==> flow/design.v <==
`default_nettype none
`timescale 1ns / 10ps
module alu(
    input [3:0] aluControl,
    input [31:0] aluIn1,
    input [31:0] aluIn2,
    output logic [31:0] aluRes,
    output wire isZero
);
  always_comb begin
    case (aluControl)
      4'b0000: aluRes = aluIn1 + aluIn2;
      4'b0001: aluRes = aluIn1 - aluIn2;
      4'b0011: aluRes = (aluIn1 | aluIn2);
      4'b0010: aluRes = (aluIn1 & aluIn2);
      4'b0110: aluRes = (aluIn1 ^ aluIn2);
      4'b0101: aluRes = {31'b0, {(($signed(aluIn1) < $signed(aluIn2)))}};
      4'b0111: aluRes = {31'b0, {(aluIn1 < aluIn2)}};
      4'b1000: aluRes = aluIn1 << aluIn2[4:0];
      4'b1001: aluRes = aluIn1 >> aluIn2[4:0];
      4'b1010: aluRes = $signed(aluIn1) >>> aluIn2[4:0];
      default: aluRes = 32'b0;
    endcase
  end
  assign isZero = (aluRes == 32'b0);
endmodule
`default_nettype none
`timescale 1ns / 10ps
module immgen (
    input [31:0] instr,
    output logic [31:0] imm
);
wire [31:0] Uimm = {instr[31], instr[30:12], {12{1'b0}}};
wire [31:0] Iimm = {{21{instr[31]}}, instr[30:20]};
wire [31:0] Simm = {{21{instr[31]}}, instr[30:25], instr[11:7]};
wire [31:0] Bimm = {{20{instr[31]}}, instr[7], instr[30:25], instr[11:8], 1'b0};
wire [31:0] Jimm = {{12{instr[31]}}, instr[19:12], instr[20], instr[30:21], 1'b0};
wire isALUimm = (instr[6:0] == 7'b0010011);   
wire isBranch = (instr[6:0] == 7'b1100011);   
wire isJALR = (instr[6:0] == 7'b1100111);   
wire isJAL = (instr[6:0] == 7'b1101111);   
wire isAUIPC = (instr[6:0] == 7'b0010111);   
wire isLUI = (instr[6:0] == 7'b0110111);   
wire isLoad = (instr[6:0] == 7'b0000011);   
wire isStore = (instr[6:0] == 7'b0100011);   
wire isUtype = isAUIPC || isLUI;
wire isItype = isALUimm || isJALR || isLoad;
wire isStype = isStore;
wire isBtype = isBranch;
wire isJtype = isJAL;
always_comb begin
    if (isUtype) imm = Uimm;
    else if (isItype) imm = Iimm;
    else if (isStype) imm = Simm;
    else if (isBtype) imm = Bimm;
    else if (isJtype) imm = Jimm;
    else imm = 32'b0;
end
endmodule
`default_nettype none
`timescale 1ns / 10ps
module regfile (
    input clk,
    input write_en,
    input [4:0] A1,
    input [4:0] A2,
    input [4:0] A3,
    input [31:0] WD,
    output wire [31:0] RD1,
    output wire [31:0] RD2
);
reg [31:0] RegisterFile [32];
assign RD1 = (A1 != 0) ? RegisterFile[A1] : 0;
assign RD2 = (A2 != 0) ? RegisterFile[A2] : 0;
always @(posedge clk) begin
    if((write_en) && (A3 != 32'b0)) begin
        RegisterFile[A3] <= WD;
    end
end
endmodule
`default_nettype none
`timescale 1ns / 10ps
module controller (
    input clk,
    input rst,
    input [6:0] opcode,
    input [2:0] funct3,
    input funct7_5,
    input aluIsZero,
    output logic PCWrite,
    output logic AdrSrc,
    output logic MemWrite,
    output logic IRWrite,
    output logic [1:0] ResultSrc,
    output logic [3:0] aluControl,
    output logic [1:0] ALUSrcB,
    output logic [1:0] ALUSrcA,
    output logic RegWrite
);
localparam FETCH = 5'd0, DECODE = 5'd1, MEMADR = 5'd2, MEMREAD = 5'd3, MEMWB = 5'd4,
MEMWRITE = 5'd5, EXECUTER = 5'd6, ALUWB = 5'd7, EXECUTEI = 5'd8, JAL = 5'd9,
JALR = 5'd10, LUI = 5'd11, AUIPC = 5'd12,
BEQ = 5'd13, BNE = 5'd14, BLT = 5'd15, BGE = 5'd16, BLTU = 5'd17, BGEU = 5'd18;
reg [4:0] state;
reg [4:0] next_state;
logic PCUpdate;
logic Branch;
logic BranchSel;
logic BranchCondition;
assign BranchCondition = BranchSel ? (!aluIsZero) : aluIsZero;
assign PCWrite = ((BranchCondition & Branch) || PCUpdate);
always @(posedge clk) begin
    if (rst)
        state <= FETCH;
    else
        state <= next_state;
end
always_comb begin
    case(state)
      FETCH:
        next_state = DECODE;
      DECODE: begin
        case(opcode)
          7'b0000011, 7'b0100011, 7'b1100111: next_state = MEMADR;
          7'b0110011: next_state = EXECUTER;
          7'b0010011: next_state = EXECUTEI;
          7'b1101111: next_state = JAL;
          7'b0110111: next_state = LUI;
          7'b0010111: next_state = AUIPC;
          7'b1100011: begin
            case(funct3)
              3'b000: next_state = BEQ;
              3'b001: next_state = BNE;
              3'b100: next_state = BLT;
              3'b101: next_state = BGE;
              3'b110: next_state = BLTU;
              3'b111: next_state = BGEU;
              default: next_state = DECODE;
            endcase
          end
          default: next_state = DECODE;
        endcase
      end
      MEMADR: begin
        case(opcode)
          7'b0000011: next_state = MEMREAD;
          7'b0100011: next_state = MEMWRITE;
          7'b1100111: next_state = JALR;
          default: next_state = MEMADR;
        endcase
      end
      EXECUTER, EXECUTEI, AUIPC, JAL, JALR: next_state = ALUWB;
      MEMREAD: next_state = MEMWB;
      MEMWRITE, MEMWB, ALUWB, LUI: next_state = FETCH;
      BEQ, BNE, BLT, BGE, BLTU, BGEU: next_state = FETCH;
      default: next_state = state;
    endcase
end
logic [1:0] ALUOp;
always_comb begin
    AdrSrc = 1'b0;
    ALUSrcA = 2'b00;
    ALUSrcB = 2'b00;
    ALUOp = 2'b00;
    ResultSrc = 2'b10;
    IRWrite = 1'b0;
    RegWrite = 1'b0;
    MemWrite = 1'b0;
    PCUpdate = 1'b0;
    Branch = 1'b0;
    BranchSel = 1'b0;
    case(state)
      FETCH: begin
        ALUSrcB = 2'b10;
        IRWrite = 1'b1;
        PCUpdate = 1'b1;
      end
      DECODE: begin
        ALUSrcA = 2'b01;
        ALUSrcB = 2'b01;
      end
      EXECUTER: begin
        ALUSrcA = 2'b10;
        ALUSrcB = 2'b00;
        ALUOp = 2'b10;
      end
      EXECUTEI: begin
        ALUSrcA = 2'b10;
        ALUSrcB = 2'b01;
        ALUOp = 2'b10;
      end
      LUI: begin
        ALUSrcA = 2'b11;
        ALUSrcB = 2'b01;
        ResultSrc = 2'b10;
        RegWrite = 1'b1;
      end
      AUIPC: begin
        ALUSrcA = 2'b01;
        ALUSrcB = 2'b01;
      end
      JAL: begin
        ALUSrcA = 2'b01;
        ALUSrcB = 2'b10;
        ResultSrc = 2'b00;
        PCUpdate = 1'b1;
      end
      ALUWB: begin
        ResultSrc = 2'b00;
        RegWrite = 1'b1;
        ALUSrcB = 2'b10;
      end
      JALR: begin
        ResultSrc = 2'b00;
        ALUSrcA = 2'b01;
        ALUSrcB = 2'b10;
        PCUpdate = 1'b1;
      end
      MEMADR: begin
        ALUSrcA = 2'b10;
        ALUSrcB = 2'b01;
      end
      MEMREAD: begin
        ALUSrcA = 2'b10;
        ALUSrcB = 2'b01;
        ResultSrc = 2'b00;
        AdrSrc = 1'b1;
      end
      MEMWRITE: begin
        ALUSrcA = 2'b10;
        ALUSrcB = 2'b01;
        ResultSrc = 2'b00;
        AdrSrc = 1'b1;
        MemWrite = 1'b1;
      end
      MEMWB: begin
        ALUSrcA = 2'b10;
        ALUSrcB = 2'b01;
        ResultSrc = 2'b01;
        RegWrite = 1'b1;
      end
      BEQ, BNE, BLT, BGE, BLTU, BGEU: begin
        ALUSrcA = 2'b10;
        ALUSrcB = 2'b00;
        ALUOp = 2'b01;
        ResultSrc = 2'b00;
        Branch = 1'b1;
        BranchSel = (state == BNE) || (state == BLT) || (state == BLTU);
      end
      default: ;
    endcase
end
always_comb begin
    case(ALUOp)
      2'b00: aluControl = 4'b0000;
      2'b01: begin
        case(funct3)
          3'b000, 3'b001: aluControl = 4'b0001;  
          3'b100, 3'b101: aluControl = 4'b0101;  
          3'b110, 3'b111: aluControl = 4'b0111;  
          default: aluControl = 4'b0000;
        endcase
      end
      2'b10: begin
        case(funct3)
          3'b000: begin
            if({opcode[5], funct7_5} == 2'b11) begin
              aluControl = 4'b0001;
            end else begin
              aluControl = 4'b0000;
            end
          end
          3'b101: begin
            if(funct7_5 == 1'b1) begin
              aluControl = 4'b1010;
            end else begin
              aluControl = 4'b1001;
            end
          end
          3'b001: aluControl = 4'b1000;
          3'b010: aluControl = 4'b0101;
          3'b011: aluControl = 4'b0111;
          3'b100: aluControl = 4'b0110;
          3'b110: aluControl = 4'b0011;
          3'b111: aluControl = 4'b0010;
          default: aluControl = 4'b0000;
        endcase
      end
      default: aluControl = 4'b0000;
    endcase
end
endmodule
`default_nettype none
`timescale 1ns / 10ps
module rv32i_mc (
    input clk,
    input rst,
    output wire [31:0] mem_addr,
    output wire [3:0] mem_wstrb,
    output wire [31:0] mem_wdata,
    input [31:0] mem_rdata
);
reg [31:0] pc;
always @(posedge clk) begin
  if(rst) begin
    pc <= 32'h1000;
  end else if(PCWrite) begin
    pc <= res;
  end
end
wire [31:0] Adr;
wire [31:0] instr;
wire [31:0] data;
reg decode;
reg [31:0] ir;
always @(posedge clk) begin
  decode <= IRWrite;
  if(decode) begin
    ir <= mem_rdata;
  end
end
assign instr = decode ? mem_rdata : ir;
wire [2:0] funct3 = instr[14:12];
wire [1:0] ld_off = aluOut[1:0];
wire [15:0] ld_half = ld_off[1] ? mem_rdata[31:16] : mem_rdata[15:0];
logic [7:0] ld_byte;
always_comb begin
  case (ld_off)
    2'b00: ld_byte = mem_rdata[7:0];
    2'b01: ld_byte = mem_rdata[15:8];
    2'b10: ld_byte = mem_rdata[23:16];
    default: ld_byte = mem_rdata[31:24];
  endcase
end
assign data = funct3[1] ? mem_rdata :
              funct3[0] ? {{16{ld_half[15] & ~funct3[2]}}, ld_half} :
                          {{24{ld_byte[7] & ~funct3[2]}}, ld_byte};
wire [1:0] st_off = Adr[1:0];
logic [3:0] st_strb;
always_comb begin
  if (funct3[1]) st_strb = 4'b1111;
  else if (funct3[0]) st_strb = st_off[1] ? 4'b1100 : 4'b0011;
  else st_strb = 4'b0001 << st_off;
end
assign mem_wstrb = MemWrite ? st_strb : 4'b0000;
assign mem_wdata = funct3[1] ? B :
                   funct3[0] ? {2{B[15:0]}} :
                               {4{B[7:0]}};
assign mem_addr = Adr;
assign Adr = AdrSrc ? res : pc;
reg [31:0] oldpc;
always @(posedge clk) begin
  if(IRWrite) begin
    oldpc <= pc;
  end
end
wire [31:0] imm;
immgen immgen (
  .instr(instr),
  .imm(imm)
);
wire [4:0] A1 = instr[19:15];
wire [4:0] A2 = instr[24:20];
wire [4:0] A3 = instr[11:7];
wire [31:0] RD1;
wire [31:0] RD2;
regfile regfile (
  .clk(clk),
  .write_en(RegWrite),
  .A1(A1),
  .A2(A2),
  .A3(A3),
  .WD(res),
  .RD1(RD1),
  .RD2(RD2)
);
reg [31:0] A;
reg [31:0] B;
always @(posedge clk) begin
  A <= RD1;
  B <= RD2;
end
logic [31:0] aluIn1;
logic [31:0] aluIn2;
wire [31:0] aluRes;
wire isZero;
always_comb begin
  case (ALUSrcA)
    2'b00: aluIn1 = pc;
    2'b01: aluIn1 = oldpc;
    2'b10: aluIn1 = A;
    default: aluIn1 = 0;
  endcase
  case (ALUSrcB)
    2'b00: aluIn2 = B;
    2'b01: aluIn2 = imm;
    2'b10: aluIn2 = 32'd4;
    2'b11: aluIn2 = aluOut;
    default: aluIn2 = 0;
  endcase
end
alu alu (
  .aluControl(aluControl),
  .aluIn1(aluIn1),
  .aluIn2(aluIn2),
  .aluRes(aluRes),
  .isZero(isZero)
);
reg [31:0] aluOut;
always @(posedge clk) begin
  aluOut <= aluRes;
end
logic [31:0] res;
always_comb begin
  case (ResultSrc)
    2'b00: res = aluOut;
    2'b01: res = data;
    2'b10: res = aluRes;
    default: res = 0;
  endcase
end
wire PCWrite;
wire AdrSrc;
wire MemWrite;
wire IRWrite;
wire [1:0] ResultSrc;
wire [3:0] aluControl;
wire [1:0] ALUSrcB;
wire [1:0] ALUSrcA;
wire RegWrite;
controller controller (
  .clk(clk),
  .rst(rst),
  .opcode(instr[6:0]),
  .funct3(instr[14:12]),
  .funct7_5(instr[30]),
  .aluIsZero(isZero),
  .PCWrite(PCWrite),
  .AdrSrc(AdrSrc),
  .MemWrite(MemWrite),
  .IRWrite(IRWrite),
  .ResultSrc(ResultSrc),
  .aluControl(aluControl),
  .ALUSrcB(ALUSrcB),
  .ALUSrcA(ALUSrcA),
  .RegWrite(RegWrite)
);
endmodule
### Tool chain data of rv32i_mc

The steps from the RTL of rv32i_mc to its reports follow in flow order.
Lines are those of the file above, counted from 1.
Operators: Yosys type, input widths -> output width; for muxes data width and select width s.
Cell names lack the library's common part.
Not given: --

| inputs | value |
|---|---|
| design top | rv32i_mc |
| clock input | clk |
| cell library | sky130hd |
| timing corner | tt_025C_1v80 |

### Word-level counts

Counts by Yosys on the flattened word-level netlist (proc, flatten, opt, wreduce; memories kept). Print and check cells are left out.
Yosys's memory passes give these memory sizes; they may raise the number of words (mostly to a power of two), join words into wider ones and drop unused or constant bits.

| cells by class | value |
|---|---|
| bitwise operators | 7 |
| eq/ne operators | 55 |
| reduce/logical cells | 38 |
| shifts and indexed selects | 4 |
| $lt $le $gt $ge | 2 |
| $add $sub $neg | 2 |
| mux-type cells | 45 |

Operator list:

| kind | count |
|---|---|
| $mux 32 | 12 |
| $pmux 32 s10 | 1 |
| $pmux 32 s3 | 2 |
| $pmux 32 s4 | 1 |
| $lt 32x32->1 | 2 |
| $pmux 5 s6 | 2 |
| $eq 5x4->1 const B | 8 |
| $pmux 5 s7 | 1 |
| $add 32x32->32 | 1 |
| $sub 32x32->32 | 1 |
| $and 32x32->32 | 1 |
| $or 32x32->32 | 1 |
| $xor 32x32->32 | 1 |
| $shl 32x5->32 | 1 |
| $shr 32x5->32 | 1 |
| $sshr 32x5->32 | 1 |
| $logic_not 32->1 | 1 |
| $pmux 4 s8 | 1 |
| $pmux 8 s3 | 1 |
| $eq 7x6->1 const B | 3 |
| $eq 7x7->1 const B | 3 |
| $eq 5x3->1 const B | 4 |
| $mux 16 | 1 |
| $mux 4 | 4 |
| $eq 5x5->1 const B | 3 |
| $reduce_bool 5->1 | 3 |
| $eq 2x2->1 const B | 7 |
| $eq 7x5->1 const B | 2 |

Not listed: further kinds 39, cells in them 83.

| word-level totals | value |
|---|---|
| elaborated cells | 160 |
| input bits | 34 |
| flip-flop bits (word level) | 134 |
| word width x clocked read ports | 64 |
| memories | 1 |
| RAM bits | 1024 |

Memory list:

| memory | depth | bits a word | read ports | write ports | RTL line | RTL |
|---|---|---|---|---|---|---|
| regfile.RegisterFile | 32 | 32 | 2 | 1 | 72 | `reg [31:0] RegisterFile [32];` |

### Longest topological paths

Longest topological path by Yosys (ltp), each cell counted once; first at word level (registers and memories cut), then after technology mapping (sequential cells cut; the memories' decode and read muxes count).

| depth | value |
|---|---|
| word-level depth | 16 |
| ABC_AREA | 0 |
| depth in mapped cells | 33 |
| depth with buffers taken out | 27 |

### Mapped cells and area

Yosys stat after the flow's synthesis: flattened, memories mapped to cells. It holds for the ABC_AREA given above (unset counts as 0); a run with the other value may have another netlist.
The area totals of this step are shown rounded.

Cells by type:

| cell type | count | total area (sq um) |
|---|---|---|
| edfxtp_1 | 1056 | 3.17E+04 |
| nand2_1 | 1887 | 7.08E+03 |
| nand3_1 | 991 | 4.96E+03 |
| dfxtp_1 | 180 | 3.6E+03 |
| a311oi_1 | 193 | 1.69E+03 |
| clkbuf_1 | 450 | 1689.12 |
| mux2i_1 | 146 | 1.46E+03 |
| mux4_2 | 59 | 1.33E+03 |
| a21oi_1 | 254 | 1.27E+03 |
| nor2_1 | 335 | 1.26E+03 |
| ha_1 | 99 | 1.24E+03 |
| o21ai_0 | 172 | 860.826 |
| and3_1 | 98 | 613.088 |
| nor3_1 | 119 | 595.571 |
| a31oi_1 | 95 | 594.32 |
| inv_1 | 135 | 506.736 |
| o211ai_1 | 62 | 465.446 |
| a211oi_1 | 60 | 450.432 |

Other cell types: 102; their cells: 919.

| synthesis totals | value |
|---|---|
| flip-flop cells | 1236 |
| standard cells after synthesis | 7310 |
| chip area (Yosys) | 68700 sq um |

By module: a second synthesis without flattening, with its own total; a netlist apart from the flattened one above.

| unflattened totals | value |
|---|---|
| cells (unflattened synthesis) | 5067 |
| area total of the unflattened synthesis | 67700 sq um |

Rows give one instance, submodules left out.

Modules:

| module | instances | area (sq um) | seq. area (sq um) | cells |
|---|---|---|---|---|
| regfile | 1 | 47900 | 30700 | 2564 |
| alu | 1 | 9710 | 0.0 | 1407 |
| rv32i_mc | 1 | 8620 | 4180 | 919 |
| controller | 1 | 898 | 380 | 107 |
| immgen | 1 | 579 | 0.0 | 70 |

### Worst setup path after synthesis

OpenSTA on the mapped netlist: ideal clock, no wires. The path of least setup slack (recovery checks aside). Input and output delay are each 20% of the period. Register names are those of the netlist, which keeps one name where synthesis merged equal registers.

| timing path after synthesis | value |
|---|---|
| kind | in2out |
| start | input mem_rdata[6] |
| end | output mem_addr[31] |
| time at the first pin | 2.400 ns |
| delay of the path | 6.858 ns |
| path buffers | 5 |
| stages on the path | 26 |
| path slack | 0.342 ns |
| output delay | 2.400 ns |
| arrival time | 9.258 ns |
| clock period | 12.0 ns |
| required time | 9.600 ns |
| synthesis period reached | 11.658 ns |

"delay of the path" is the arrival time less input delay plus setup time.
At an output port there is no setup time.
"stages on the path": output pins that drive a net of the path, with the launching flip-flop's if there is one; two outputs of one cell count as two.
"synthesis period reached" is the clock period less the worst setup slack; recovery checks do not enter. This is arithmetic on one report: input and output delays are still those of the set period (20% each).

| on the way, after synthesis | value |
|---|---|
| cell sequence | mux2i_2 > inv_2 > nor4_4 > o211ai_1 > o22a_2 > buf_2 > buf_2 > buf_2 > buf_1 > ha_1 > clkbuf_1 > or3b_2 > a211oi_1 > o211ai_1 > a31oi_1 > a221o_1 > a31oi_1 > a21o_1 > a21oi_1 > nor2_1 > o31ai_1 > nand3_1 > nand4_1 > nor2_1 > o32ai_1 > mux2_2 |

RTL lines, path after synthesis:

| what | RTL line | RTL |
|---|---|---|
| start: declaration | 301 | `input [31:0] mem_rdata` |
| end: declaration | 298 | `output wire [31:0] mem_addr,` |

No chain of elaborated cells between the ends is given.
Nets of the timed path that keep an RTL name, with a line that drives or declares them; the list need not be complete.

Nets with RTL names, path after synthesis:

| signal | RTL line | RTL |
|---|---|---|
| controller.opcode[6] | 322 | `assign instr = decode ? mem_rdata : ir;` |
| alu.aluRes[31] | 11 | `case (aluControl)` |
| regfile.WD[31] | 415 | `case (ResultSrc)` |

### Worst path after layout

Path of least setup slack in the final report of job 1 (OpenROAD, finished layout, wires in). Where an end is a register, its clock arrival counts in the times.

| timing path post-layout | value |
|---|---|
| kind | in2out |
| start | input mem_rdata[21] |
| end | output mem_wstrb[0] |
| stages on the path | 25 |
| path slack | 1.27 ns |
| path buffers | 3 |
| arrival time | 10.89 ns |
| required time | 12.16 ns |
| output delay | 3.04 ns |
| time at the first pin | 3.04 ns |
| clock period | 15.2 ns |

The rows between start and end are the longest chain of elaborated cells between them; the timing report does not say that the signal goes this way. Where chains are equally long, one stands for them.
Each line given opens the expression or statement behind the cell; cells for indexed reads and writes are added by Yosys, which also makes memories of some case tables.

| on the way, post-layout | value |
|---|---|
| cell sequence | clkdlybuf4s50_1 > mux2i_4 > inv_8 > o211ai_2 > a21o_2 > nand2_4 > inv_2 > fa_1 > a211o_1 > o211ai_1 > a211o_1 > a31oi_1 > a311o_1 > a311oi_1 > o21ai_0 > o21ai_0 > o41a_1 > a211o_1 > mux2i_1 > o21ai_2 > buf_4 > mux2_2 > nor2b_1 > nor2_1 > clkdlybuf4s50_1 |
| cells in the longest elaborated chain | 15 |
| elaborated cells on any way between the ends | 25 |
| those cells by class | 2 x add/sub; 2 x compare; 4 x shift; 14 x mux; 3 x logic |

RTL lines, path post-layout:

| what | RTL line | RTL |
|---|---|---|
| start: declaration | 301 | `input [31:0] mem_rdata` |
| $mux 32 | 322 | `assign instr = decode ? mem_rdata : ir;` |
| $mux 32 | 56 | `else if (isJtype) imm = Jimm;` |
| $mux 32 | 55 | `else if (isBtype) imm = Bimm;` |
| $mux 32 | 54 | `else if (isStype) imm = Simm;` |
| $mux 32 | 53 | `else if (isItype) imm = Iimm;` |
| $mux 32 | 52 | `if (isUtype) imm = Uimm;` |
| $pmux 32 s4 | 394 | `case (ALUSrcB)` |
| $lt 32x32->1 | 18 | `4'b0111: aluRes = {31'b0, {(aluIn1 < aluIn2)}};` |
| $pmux 32 s10 | 11 | `case (aluControl)` |
| $pmux 32 s3 | 415 | `case (ResultSrc)` |
| $mux 32 | 350 | `assign Adr = AdrSrc ? res : pc;` |
| $shl 1x2->4 | 343 | `else st_strb = 4'b0001 << st_off;` |
| $mux 4 | 342 | `else if (funct3[0]) st_strb = st_off[1] ? 4'b1100 : 4'b0011;` |
| $mux 4 | 341 | `if (funct3[1]) st_strb = 4'b1111;` |
| $mux 4 | 345 | `assign mem_wstrb = MemWrite ? st_strb : 4'b0000;` |
| end: declaration | 299 | `output wire [3:0] mem_wstrb,` |

Nets of the timed path that keep an RTL name, with a line that drives or declares them; the list need not be complete.

Nets with RTL names, path post-layout:

| signal | RTL line |
|---|---|
| alu.aluRes[0] | 11 |
| regfile.WD[0] | 415 |

2 stored runs of rv32i_mc in the flow (synthesis by Yosys, layout by OpenROAD, sky130hd cells), in arbitrary order. Constraints: input delay and output delay 20% of the set period each, output load 0.01 pF.
"period achieved": clock period set for the run, less the worst setup slack. It is reckoned from that one timing run; input and output delays stay at 20% of the period that was set.
"power consumption" rests on the timing tool's default activity at the inputs, not on a simulated workload.
Results are given in rounded form.

## Job 1

==> flow/run.sh <==
#!/bin/bash
# the make line also repeats the synthesis and layout settings of config.mk as NAME=value (left out here)
make -C /OpenROAD-flow-scripts/flow DESIGN_CONFIG=/design/flow/config.mk WORK_HOME=/design/flow/orfs CLKGATE_MAP_FILE= finish
==> flow/config.mk <==
export PLATFORM = sky130hd
export DESIGN_NAME = rv32i_mc
export DESIGN_NICKNAME = rv32i_mc
export VERILOG_FILES = /design/flow/design.v
export SDC_FILE = /design/flow/constraint.sdc
export NUM_CORES = 4
export LEC_CHECK = 0
export CAP_MARGIN = 20
export CORE_MARGIN = 2
export CORE_UTILIZATION = 40
export SLEW_MARGIN = 20
==> flow/constraint.sdc <==
create_clock -name core_clock -period 15.2 [get_ports {clk}]
set_input_delay 3.0400 -clock core_clock [delete_from_list [all_inputs] [get_ports {clk}]]
set_output_delay 3.0400 -clock core_clock [all_outputs]
set_load 0.01 [all_outputs]

| result of job 1 | value |
|---|---|
| area of the die | 175000 sq um |
| period achieved | 13.934 ns |
| power consumption | 11.5 mW |
| standard-cell area after routing | 77300 sq um |
| lowest hold slack | 0.485 ns |
| worst slack on setup checks | 1.27 ns |
| synthesis area | 68700 sq um |

## Job 2

==> flow/run.sh <==
#!/bin/bash
# the make line also repeats the synthesis and layout settings of config.mk as NAME=value (left out here)
make -C /OpenROAD-flow-scripts/flow DESIGN_CONFIG=/design/flow/config.mk WORK_HOME=/design/flow/orfs CLKGATE_MAP_FILE= finish
==> flow/config.mk <==
export PLATFORM = sky130hd
export DESIGN_NAME = rv32i_mc
export DESIGN_NICKNAME = rv32i_mc
export VERILOG_FILES = /design/flow/design.v
export SDC_FILE = /design/flow/constraint.sdc
export NUM_CORES = 4
export LEC_CHECK = 0
export CAP_MARGIN = 20
export CORE_MARGIN = 9
export CORE_UTILIZATION = 43
export SLEW_MARGIN = 20
==> flow/constraint.sdc <==
create_clock -name core_clock -period 19.4 [get_ports {clk}]
set_input_delay 3.8800 -clock core_clock [delete_from_list [all_inputs] [get_ports {clk}]]
set_output_delay 3.8800 -clock core_clock [all_outputs]
set_load 0.01 [all_outputs]

| result of job 2 | value |
|---|---|
| area of the die | 175000 sq um |
| period achieved | 16.333 ns |
| power consumption | 9.09 mW |
| standard-cell area after routing | 77300 sq um |
| lowest hold slack | 0.484 ns |
| worst slack on setup checks | 3.07 ns |
| synthesis area | 68700 sq um |
